==> flow/design.v <==
module pmi_ram_dp #(
  parameter pmi_wr_addr_depth = 256,
  parameter pmi_wr_addr_width = 8,
  parameter pmi_wr_data_width = 8,
  parameter pmi_rd_addr_depth = 256,
  parameter pmi_rd_addr_width = 8,
  parameter pmi_rd_data_width = 8,
  parameter pmi_regmode       = "reg",
  parameter pmi_resetmode     = "async",
  parameter pmi_family        = "common"
) (
  input  [pmi_wr_data_width-1:0] Data,
  input  [pmi_wr_addr_width-1:0] WrAddress,
  input  [pmi_rd_addr_width-1:0] RdAddress,
  input                          WrClock,
  input                          RdClock,
  input                          WrClockEn,
  input                          RdClockEn,
  input                          WE,
  input                          Reset,
  output reg [pmi_rd_data_width-1:0] Q
);
  localparam AW = $clog2(pmi_wr_addr_depth);
  reg [pmi_wr_data_width-1:0] mem [0:pmi_wr_addr_depth-1];
  reg [AW-1:0] rd_addr_q;
  always @(posedge WrClock)
    if (WrClockEn && WE)
      mem[WrAddress[AW-1:0]] <= Data;
  always @(posedge RdClock or posedge Reset)
    if (Reset) begin
      rd_addr_q <= 'd0;
      Q         <= 'd0;
    end else if (RdClockEn) begin
      rd_addr_q <= RdAddress[AW-1:0];
      Q         <= mem[rd_addr_q];
    end
endmodule
module pmi_mult #(
  parameter pmi_dataa_width         = 16,
  parameter pmi_datab_width         = 16,
  parameter pmi_sign                = "on",
  parameter pmi_additional_pipeline = 1,
  parameter pmi_input_reg           = "on",
  parameter pmi_output_reg          = "on",
  parameter pmi_family              = "common",
  parameter pmi_implementation      = "DSP"
) (
  input  [pmi_dataa_width-1:0] DataA,
  input  [pmi_datab_width-1:0] DataB,
  input                        Clock,
  input                        ClkEn,
  input                        Aclr,
  output reg [pmi_dataa_width+pmi_datab_width-1:0] Result
);
  reg [pmi_dataa_width-1:0] a_q;
  reg [pmi_datab_width-1:0] b_q;
  reg [pmi_dataa_width+pmi_datab_width-1:0] p_q;
  reg [pmi_dataa_width+pmi_datab_width-1:0] p_q2;
  always @(posedge Clock or posedge Aclr)
    if (Aclr) begin
      a_q    <= 'd0;
      b_q    <= 'd0;
      p_q    <= 'd0;
      p_q2   <= 'd0;
      Result <= 'd0;
    end else if (ClkEn) begin
      a_q    <= DataA;
      b_q    <= DataB;
      p_q    <= $signed(a_q) * $signed(b_q);
      p_q2   <= p_q;
      Result <= p_q2;
    end
endmodule
`timescale 1ns / 1ps
module Wienerfilter#(
    parameter WIDTH    = 16,
    parameter COL_NUM  = 128, 
    parameter ROW_NUM  = 2,
    localparam ADDR_DEP  =  COL_NUM * ROW_NUM,
    localparam ADDR_WID  =  $clog2(ADDR_DEP) + 'd1,
    localparam Serial_COL  =  $clog2(COL_NUM) + 'd1,
    localparam Serial_ROW  =  $clog2(ROW_NUM) + 'd1
)
(
input clk,
input rst,
input start,
input [ADDR_WID-1:0]wr_addr,
input ram_wr_en,
input [WIDTH-1:0]ram_data_in,
input  wire[7:0]rd_wiener,
input [1:0]rd_bank,
input      rd_para,
input [Serial_COL-1:0]wr_data_addr,
input ram_wr_data_en,
input [WIDTH-1:0]ram_data_wr_in,
output [WIDTH*2-1:0]DSP_ADD_DATA_o,
output reg[WIDTH*4-1:0]Wiener_data,
output reg Wiener_data_v,
output finish_cal_o,
output wire [WIDTH/2-1:0]ram_data_out_o,
output data_wr_v_o
) ;
localparam INIT      = 0,
           START     = 1, 
           READ_DATA = 2,
           WAIT_READ = 3,
           MULT_CAL  = 4,
           WAIT_CAL  = 5,
           ADD_CAL   = 6,
           DET       = 7, 
           FINISH    = 8;
reg [6:0]STATE;
reg [Serial_COL - 1:0 ]COL_cnt;
reg [Serial_ROW - 1:0 ]ROW_cnt;
reg [ADDR_WID-1:0]rd_ad_para;
reg [ADDR_WID-1:0]rd_addr;
always@(*) begin 
  rd_ad_para = rd_para? {rd_bank,rd_wiener[5:0]}:rd_addr;
end
wire [WIDTH/2-1:0]ram_data_out;
assign ram_data_out_o=ram_data_out;
wire [WIDTH-1:0]ram_data_data_out;
pmi_ram_dp
#(
  .pmi_wr_addr_depth    (ADDR_DEP ),  
  .pmi_wr_addr_width    (ADDR_WID ),  
  .pmi_wr_data_width    (WIDTH/2 ),  
  .pmi_rd_addr_depth    (ADDR_DEP ),  
  .pmi_rd_addr_width    (ADDR_WID ),  
  .pmi_rd_data_width    (WIDTH/2 ),  
  .pmi_regmode          ( "reg" ),  
  .pmi_resetmode        ("async" ),  
  .pmi_family           ("common" )   
) pmi_ram_dp_inst (
  .Data      (ram_data_in ),   
  .WrAddress (wr_addr ),   
  .RdAddress (rd_ad_para), 
  .WrClock   (clk   ),   
  .RdClock   (clk   ),   
  .WrClockEn (1 ),   
  .RdClockEn (1 ),   
  .WE        (ram_wr_en), 
  .Reset     (rst),   
  .Q         (ram_data_out )    
);
pmi_ram_dp
#(
  .pmi_wr_addr_depth    (COL_NUM ),  
  .pmi_wr_addr_width    (Serial_COL ),  
  .pmi_wr_data_width    (WIDTH ),  
  .pmi_rd_addr_depth    (COL_NUM ),  
  .pmi_rd_addr_width    (Serial_COL ),  
  .pmi_rd_data_width    (WIDTH ),  
  .pmi_regmode          ( "reg" ),  
  .pmi_resetmode        ("async" ),  
  .pmi_family           ("common" )   
) pmi_ram_dp_inst_data (
  .Data      (ram_data_wr_in ),   
  .WrAddress (wr_data_addr ),   
  .RdAddress (COL_cnt ),   
  .WrClock   (clk   ),   
  .RdClock   (clk   ),   
  .WrClockEn (1 ),   
  .RdClockEn (1 ),   
  .WE        (ram_wr_data_en), 
  .Reset     (rst),   
  .Q         (ram_data_data_out )    
);
reg finish_cal;
reg [WIDTH*2-1:0]DSP_ADD_DATA;
wire [WIDTH*2-1:0]result;
reg start_mult,start_mult_d,start_mult_dd;
reg data_wr_v;
always@(posedge clk or posedge rst) begin 
 if(rst) begin 
    STATE <= INIT;
    ROW_cnt <= 'd0;
    COL_cnt <= 'd0;
    start_mult <= 'd0;
    finish_cal <= 'd0;
    DSP_ADD_DATA <= 'd0;
    data_wr_v <='d0;
 end
 else begin 
   case(STATE) 
   INIT      :begin
    ROW_cnt <= 'd0;
    COL_cnt <= 'd0;  
    start_mult <= 'd0;
    finish_cal <= 'd0;
    DSP_ADD_DATA <= 'd0;
    data_wr_v <='d0;
    if(start) begin
        STATE <= START;
     end
    else      begin
        STATE <= INIT;
     end
        end
   START     :begin  
       STATE <= READ_DATA;
       start_mult <= 'd0;
       DSP_ADD_DATA <= DSP_ADD_DATA;
       data_wr_v <='d0;
        end
   READ_DATA :begin  
       STATE <= WAIT_READ;
       start_mult <= 'd0;
        end
   WAIT_READ :begin  
       STATE <= MULT_CAL;  
       start_mult <= 'd1;
        end
   MULT_CAL  :begin  
    STATE <= WAIT_CAL;  
    start_mult <= 'd0;
        end
   WAIT_CAL  :begin  
      if(start_mult_dd) begin STATE <= ADD_CAL;  end
      else begin STATE <= WAIT_CAL;  end
        end
   ADD_CAL :begin 
     if(COL_cnt <  COL_NUM - 'd1) begin
        COL_cnt <= COL_cnt + 'd1;
        STATE   <= START;
        data_wr_v <='d0;
        DSP_ADD_DATA <= DSP_ADD_DATA + result;
      end
     else begin
        COL_cnt <= 0;
        STATE   <= DET;
        data_wr_v <='d1;
        DSP_ADD_DATA <= DSP_ADD_DATA+ result;
      end 
   end    
   DET       :begin  
     DSP_ADD_DATA <= 'd0;
     data_wr_v <='d0;
     if(ROW_cnt <  ROW_NUM - 'd1) begin
        ROW_cnt <= ROW_cnt + 'd1;
        STATE   <= START;
        finish_cal <= 'd0;
      end
     else begin 
        ROW_cnt <= 'd0;
        STATE   <= FINISH;
        finish_cal <= 'd1;
     end
        end
   FINISH    :begin  
    data_wr_v <='d0;
    DSP_ADD_DATA <= 'd0;
    finish_cal <= 'd0;
    STATE   <= INIT;
        end
   endcase
 end
end
assign finish_cal_o = finish_cal;
assign DSP_ADD_DATA_o = DSP_ADD_DATA;
always@(posedge clk or posedge rst) begin 
    if(rst) begin 
        start_mult_d<= 'd0;
        start_mult_dd<= 'd0;
    end
    else begin 
        start_mult_d <= start_mult;
        start_mult_dd<= start_mult_d;
    end
   end
   always@(*) begin 
case(ROW_cnt) 
  'd0: rd_addr =  COL_cnt  ;
  'd1: rd_addr =  COL_NUM + COL_cnt ;
  'd2: rd_addr = {COL_NUM,1'd0 } + COL_cnt ;
  'd3: rd_addr = {COL_NUM,1'd0 } + COL_cnt + COL_NUM ;
endcase
   end
wire [WIDTH-1:0]data_in0,data_in1;
assign data_in0 = {{8{ram_data_out[WIDTH/2-1]}},ram_data_out};
 assign data_in1 = ram_data_data_out;
   pmi_mult
   #(
     .pmi_dataa_width         (WIDTH),  
     .pmi_datab_width         (WIDTH ),  
     .pmi_sign                ("on" ),  
     .pmi_additional_pipeline (1 ),  
     .pmi_input_reg           ( "on" ),  
     .pmi_output_reg          ( "on" ),  
     .pmi_family              ("common"  ),  
     .pmi_implementation      ("DSP" )   
   ) pmi_mult_dsp (
     .DataA  (data_in0 ),   
     .DataB  (data_in1 ),   
     .Clock  (clk ),   
     .ClkEn  (1 ),   
     .Aclr   (rst ),   
     .Result (result )    
   );
assign data_wr_v_o = data_wr_v;
always@(posedge clk or posedge rst)
 begin 
   if(rst) begin 
    Wiener_data  <='d0;
    Wiener_data_v<='d0;
   end
   else begin
case(ROW_cnt)
 'd0:begin if(data_wr_v) begin Wiener_data[WIDTH*1-1:WIDTH*0] <= DSP_ADD_DATA[15:0];  Wiener_data_v<='d0; end else begin Wiener_data <= Wiener_data; Wiener_data_v<='d0; end end
 'd1:begin if(data_wr_v) begin Wiener_data[WIDTH*2-1:WIDTH*1] <= DSP_ADD_DATA[15:0];  Wiener_data_v<='d0; end else begin Wiener_data <= Wiener_data; Wiener_data_v<='d0; end end
 'd2:begin if(data_wr_v) begin Wiener_data[WIDTH*3-1:WIDTH*2] <= DSP_ADD_DATA[23:8];  Wiener_data_v<='d0; end else begin Wiener_data <= Wiener_data; Wiener_data_v<='d0; end end
 'd3:begin if(data_wr_v) begin Wiener_data[WIDTH*4-1:WIDTH*3] <= DSP_ADD_DATA[23:8];  Wiener_data_v<='d1; end else begin Wiener_data <= Wiener_data; Wiener_data_v<='d0; end end
endcase 
    end
 end
endmodule
Step by step through the tools: Wienerfilter
What the tools print for Wienerfilter, step after step.
Lines are those of the file above, counted from 1.
Operators carry their Yosys type and port widths (W data, S select, Z words).
Cell names lack the library's common part.
{ "inputs": {"design": "Wienerfilter", "clock": "clk", "cell_library": "sky130hd", "pvt_corner": "tt_025C_1v80"} }

Word-level counts
Source: Yosys, flattened and elaborated, memories not mapped. Widths are those after wreduce. Registers that Yosys merges into a memory's read port (data or address) are not register bits. Print and check cells do not count. Equal cells are merged and count once.
Memory sizes are those after Yosys's memory passes, which may raise the word count (mostly to a power of two), join words into wider ones and drop unused or constant bits.
{ "bits": {"register_bits": 254, "mem_bits_rw": 4096, "clocked_rd_ports_x_width": 24, "memories": 2} }
{ "memory_table": {"columns": ["name", "words", "word_bits", "rd", "wr", "line_no", "text"], "rows": [
  ["pmi_ram_dp_inst.mem", 256, 8, 1, 1, 24, "reg [pmi_wr_data_width-1:0] mem [0:pmi_wr_addr_depth-1];"],
  ["pmi_ram_dp_inst_data.mem", 128, 16, 1, 1, 24, null]
]} }
{ "op_classes": {"n_addsub": 6, "multipliers": 1, "compare": 2, "equal": 11, "mux": 25, "reduce_and_logical": 18} }
{ "op_table": {"columns": ["cell", "count"], "rows": [
  ["$mul A8 B16 Y24", 1],
  ["$pmux W32 S2", 1],
  ["$pmux W7 S9", 1],
  ["$add A32 B32 Y32", 1],
  ["$pmux W8 S4", 1],
  ["$mux W8", 4],
  ["$eq A7 B3 Y1 const B", 4],
  ["$pmux W8 S2", 1],
  ["$mux W16", 1],
  ["$eq A7 B2 Y1 const B", 2],
  ["$reduce_bool A2 Y1", 6],
  ["$reduce_bool A9 Y1", 1],
  ["$add A1 B8 Y8 const A", 1],
  ["$reduce_and A2 Y1", 4],
  ["$reduce_or A4 Y1", 2],
  ["$add A8 B1 Y8 const B", 1],
  ["$lt A8 B7 Y1 const B", 1],
  ["$add A8 B8 Y8 const A", 1],
  ["$add A8 B8 Y8 const B", 1],
  ["$pmux W1 S2", 4],
  ["$eq A7 B1 Y1 const B", 1],
  ["$eq A7 B4 Y1 const B", 1],
  ["$logic_not A7 Y1", 1],
  ["$mux W7", 1],
  ["$reduce_or A3 Y1", 2],
  ["$mux W1", 6],
  ["$eq A2 B2 Y1 const B", 2],
  ["$pmux W2 S2", 1]
]} }
Not listed: further kinds 8, cells in them 9.

Depth
Yosys ltp: most cells in a row. Word level: on the elaborated netlist, between registers, memories and ports. Mapped: between sequential cells and ports; inverters and the memories' decode and read muxes count.
{ "depth": {"depth_word": 4, "ABC_AREA": 0, "ltp_mapped": 19, "ltp_nobuf": 18} }

Netlist
Source: synth_stat.txt of the flow (Yosys; design flattened, memories mapped). It holds for the ABC_AREA given above (unset counts as 0); a run with the other value may have another netlist.
Totals and module areas in this step are rounded.
{ "synth_totals": {"cells": 7530, "yosys_area_um2": 171000, "ff_cells": 4352, "buf_cells": 379} }
{ "types": {"columns": ["cell", "count", "area_total_um2"], "rows": [
  ["edfxtp_1", 4096, 1.23E+05],
  ["mux4_2", 1352, 3.04E+04],
  ["dfrtp_1", 255, 6381.12],
  ["fa_1", 104, 2.08E+03],
  ["nor2_1", 454, 1.7E+03],
  ["ha_1", 82, 1.03E+03],
  ["mux2_2", 87, 979.69],
  ["clkbuf_1", 246, 923.386],
  ["and2_1", 95, 594.32],
  ["inv_1", 150, 563.04],
  ["nand2_1", 103, 386.621],
  ["buf_1", 78, 292.781],
  ["xnor2_1", 32, 280.269],
  ["buf_2", 53, 265.254],
  ["a21oi_1", 47, 235.226],
  ["o21ai_0", 43, 215.206],
  ["a21o_1", 26, 195.187],
  ["nand3_1", 35, 175.168]
]} }
Other cell types: 45; their cells: 192.
By module: a second synthesis without flattening, with its own total; a netlist apart from the flattened one above.
{ "hier_totals": {"hier_cells": 9712, "area_unflattened_um2": 181000} }
Each row is one instance without its submodules.
{ "modules": {"columns": ["module", "instances", "cells", "area_um2", "seq_area_um2"], "rows": [
  ["pmi_ram_dp", 1, 3912, 80300, 61900],
  ["pmi_ram_dp", 1, 3843, 80100, 62100],
  ["pmi_mult", 1, 1356, 14500, 3200],
  ["Wienerfilter", 1, 601, 6510, 3030]
]} }

Worst setup path after synthesis
Path of least setup slack by OpenSTA after synthesis, without wires, with an ideal clock, recovery checks aside; 20% of the period is set as input and as output delay. Where synthesis merged equal registers, the netlist keeps one of their names.
{ "synth_timing": {"path_kind": "reg2reg", "start": "register pmi_mult_dsp.a_q[7]", "end": "register pmi_mult_dsp.p_q[30]", "period_ns": 5.6, "setup_time_ns": 0.125, "launch_ns": 0.000, "arrival_ns": 4.639, "setup_slack_ns": 0.836, "delay_ns": 4.764, "driving_pins": 17, "path_buffers": 1, "synth_period_reached_ns": 4.764} }
"delay_ns" is the arrival time less input delay plus setup time.
"driving_pins" counts driving pins, that of a launching flip-flop among them; a cell with two outputs on the path counts twice.
"synth_period_reached_ns" = period - worst setup slack (recovery checks aside). The figure is calculated, with input and output delays left at 20% of the set period.
The rows between start and end are the longest chain of elaborated cells between them; the timing report does not say that the signal goes this way. Where chains are equally long, one stands for them.
Each line given opens the expression or statement behind the cell; cells for indexed reads and writes are added by Yosys, which also makes memories of some case tables.
{ "synth_via": {"cell_sequence": "dfrtp_1 inv_1 buf_1 nor2_1 fa_1 fa_1 fa_1 inv_1 fa_1 inv_1 ha_1 o2111a_1 a21o_1 o41ai_1 o21ai_0 a31oi_1 xnor2_1", "elab_chain_cells": 1, "cells_between": 1, "cone_classes": "mul: 1"} }
{ "synth_rtl": {"columns": ["item", "line_no", "text"], "rows": [
  ["start: declaration", 55, "reg [pmi_dataa_width-1:0] a_q;"],
  ["start: assignment", 61, "a_q    <= 'd0;"],
  ["start: assignment", 67, "a_q    <= DataA;"],
  ["$mul A8 B16 Y24", 69, "p_q    <= $signed(a_q) * $signed(b_q);"],
  ["end: assignment", 63, "p_q    <= 'd0;"],
  ["end: assignment", 69, null],
  ["end: declaration", 57, "reg [pmi_dataa_width+pmi_datab_width-1:0] p_q;"]
]} }

Worst path after layout
Path of least setup slack in the final report of stored run 1 (OpenROAD, finished layout, wires in). Where an end is a register, its clock arrival counts in the times.
{ "layout_timing": {"path_kind": "reg2reg", "start": "register pmi_mult_dsp.a_q[7]", "end": "register pmi_mult_dsp.p_q[22]", "period_ns": 5.6, "setup_time_ns": 0.12, "launch_ns": 0.94, "arrival_ns": 6.31, "setup_slack_ns": 0.09, "driving_pins": 18, "path_buffers": 1} }
The rows between start and end are the longest chain of elaborated cells between them; the timing report does not say that the signal goes this way. Where chains are equally long, one stands for them.
{ "layout_via": {"cell_sequence": "dfrtp_1 inv_1 buf_1 fa_1 fa_1 inv_1 fa_1 inv_1 fa_1 inv_1 ha_1 o21ai_0 nand2b_1 a311oi_1 o31ai_2 a211oi_1 a21oi_1 xor2_1", "elab_chain_cells": 1, "cells_between": 1, "cone_classes": "mul: 1"} }
{ "layout_rtl": {"columns": ["item", "line_no", "text"], "rows": [
  ["start: declaration", 55, "reg [pmi_dataa_width-1:0] a_q;"],
  ["start: assignment", 61, "a_q    <= 'd0;"],
  ["start: assignment", 67, "a_q    <= DataA;"],
  ["$mul A8 B16 Y24", 69, "p_q    <= $signed(a_q) * $signed(b_q);"],
  ["end: assignment", 63, "p_q    <= 'd0;"],
  ["end: assignment", 69, null],
  ["end: declaration", 57, "reg [pmi_dataa_width+pmi_datab_width-1:0] p_q;"]
]} }

Appendix: measured runs

Stored flow runs of Wienerfilter (5 of them; Yosys, OpenROAD, sky130hd). They differ in their settings and are not a sequence. Constraints: input delay and output delay 20% of the set period each, output load 0.01 pF.
By "clock period reached" is meant the clock period of the run minus its worst setup slack. This is arithmetic on one report: input and output delays are still those of the set period (20% each).
"worst setup path time" is the time allowed to the run's worst setup path (the clock period less input and output delay, where it has them) less its slack. Clock arrival times count: a late capture clock shortens it, a late launch clock lengthens it.
"power": no workload was simulated; the value follows from the tool's default switching activity.
The results are shown rounded.

==> stored run 1: settings <==
{ "CAP_MARGIN": 25, "CORE_ASPECT_RATIO": 1.86, "CORE_UTILIZATION": 45, "GPL_ROUTABILITY_DRIVEN": 1, "GPL_TIMING_DRIVEN": 0, "MAX_ROUTING_LAYER": "met4", "SETUP_SLACK_MARGIN": -0.27, "period_ns": 5.6, "CORE_MARGIN": 2, "SLEW_MARGIN": 20 }
==> stored run 1: results <==
full die area: 386000 µm²
std-cell area (final layout): 196000 µm²
worst setup path time: 5.51 ns
critical path type: reg2reg
post-route setup TNS: 0.000 ns
area of the synthesized netlist: 171000 µm²
post-route worst hold slack: 0.331 ns
utilization after layout: 0.517
clock period reached: 5.512 ns
worst setup slack after layout: 0.088 ns
power: 70000 uW

==> stored run 2: settings <==
{ "CAP_MARGIN": 25, "CELL_PAD_IN_SITES_DETAIL_PLACEMENT": 0, "CELL_PAD_IN_SITES_GLOBAL_PLACEMENT": 3, "CORE_UTILIZATION": 54, "CTS_CLUSTER_DIAMETER": 82, "GPL_ROUTABILITY_DRIVEN": 0, "PLACE_DENSITY": 0.87, "SETUP_SLACK_MARGIN": 1.01, "TNS_END_PERCENT": 20, "period_ns": 5.51, "CORE_MARGIN": 2, "SLEW_MARGIN": 20 }
==> stored run 2: results <==
full die area: 322000 µm²
std-cell area (final layout): 194000 µm²
worst setup path time: 4.49 ns
critical path type: reg2reg
post-route setup TNS: 0.000 ns
area of the synthesized netlist: 171000 µm²
post-route worst hold slack: 0.317 ns
utilization after layout: 0.615
clock period reached: 4.487 ns
worst setup slack after layout: 1.02 ns
power: 72600 uW

==> stored run 3: settings <==
{ "ABC_AREA": 1, "CAP_MARGIN": 35, "CELL_PAD_IN_SITES_GLOBAL_PLACEMENT": 1, "CORE_ASPECT_RATIO": 1.01, "CORE_MARGIN": 5, "CORE_UTILIZATION": 24, "CTS_CLUSTER_DIAMETER": 254, "GPL_ROUTABILITY_DRIVEN": 0, "GPL_TIMING_DRIVEN": 0, "HOLD_SLACK_MARGIN": -0.01, "MAX_ROUTING_LAYER": "met5", "PLACE_DENSITY_LB_ADDON": 0.06, "SETUP_SLACK_MARGIN": 0.32, "SLEW_MARGIN": 15, "TNS_END_PERCENT": 65, "period_ns": 3.33 }
==> stored run 3: results <==
full die area: 761000 µm²
std-cell area (final layout): 230000 µm²
worst setup path time: 4.33 ns
critical path type: reg2reg
post-route setup TNS: -14.0 ns
area of the synthesized netlist: 179000 µm²
post-route worst hold slack: 0.210 ns
utilization after layout: 0.311
clock period reached: 4.332 ns
worst setup slack after layout: -1.00 ns
power: 224000 uW

==> stored run 4: settings <==
{ "CORE_UTILIZATION": 45, "SETUP_SLACK_MARGIN": 1.46, "period_ns": 5.22, "CAP_MARGIN": 20, "CORE_MARGIN": 2, "SLEW_MARGIN": 20 }
==> stored run 4: results <==
full die area: 385000 µm²
std-cell area (final layout): 196000 µm²
worst setup path time: 4.48 ns
critical path type: reg2reg
post-route setup TNS: 0.000 ns
area of the synthesized netlist: 171000 µm²
post-route worst hold slack: 0.347 ns
utilization after layout: 0.517
clock period reached: 4.480 ns
worst setup slack after layout: 0.740 ns
power: 77500 uW

==> stored run 5: settings <==
{ "CAP_MARGIN": 0, "CELL_PAD_IN_SITES_DETAIL_PLACEMENT": 0, "CORE_ASPECT_RATIO": 1.48, "CORE_MARGIN": 10, "CORE_UTILIZATION": 45, "CTS_CLUSTER_SIZE": 86, "GPL_ROUTABILITY_DRIVEN": 1, "GPL_TIMING_DRIVEN": 1, "MAX_ROUTING_LAYER": "met4", "PLACE_DENSITY": 0.72, "SLEW_MARGIN": 35, "period_ns": 8.66 }
==> stored run 5: results <==
full die area: 406000 µm²
std-cell area (final layout): 193000 µm²
worst setup path time: 5.11 ns
critical path type: reg2reg
post-route setup TNS: 0.000 ns
area of the synthesized netlist: 171000 µm²
post-route worst hold slack: 0.329 ns
utilization after layout: 0.509
clock period reached: 5.107 ns
worst setup slack after layout: 3.55 ns
power: 44700 uW
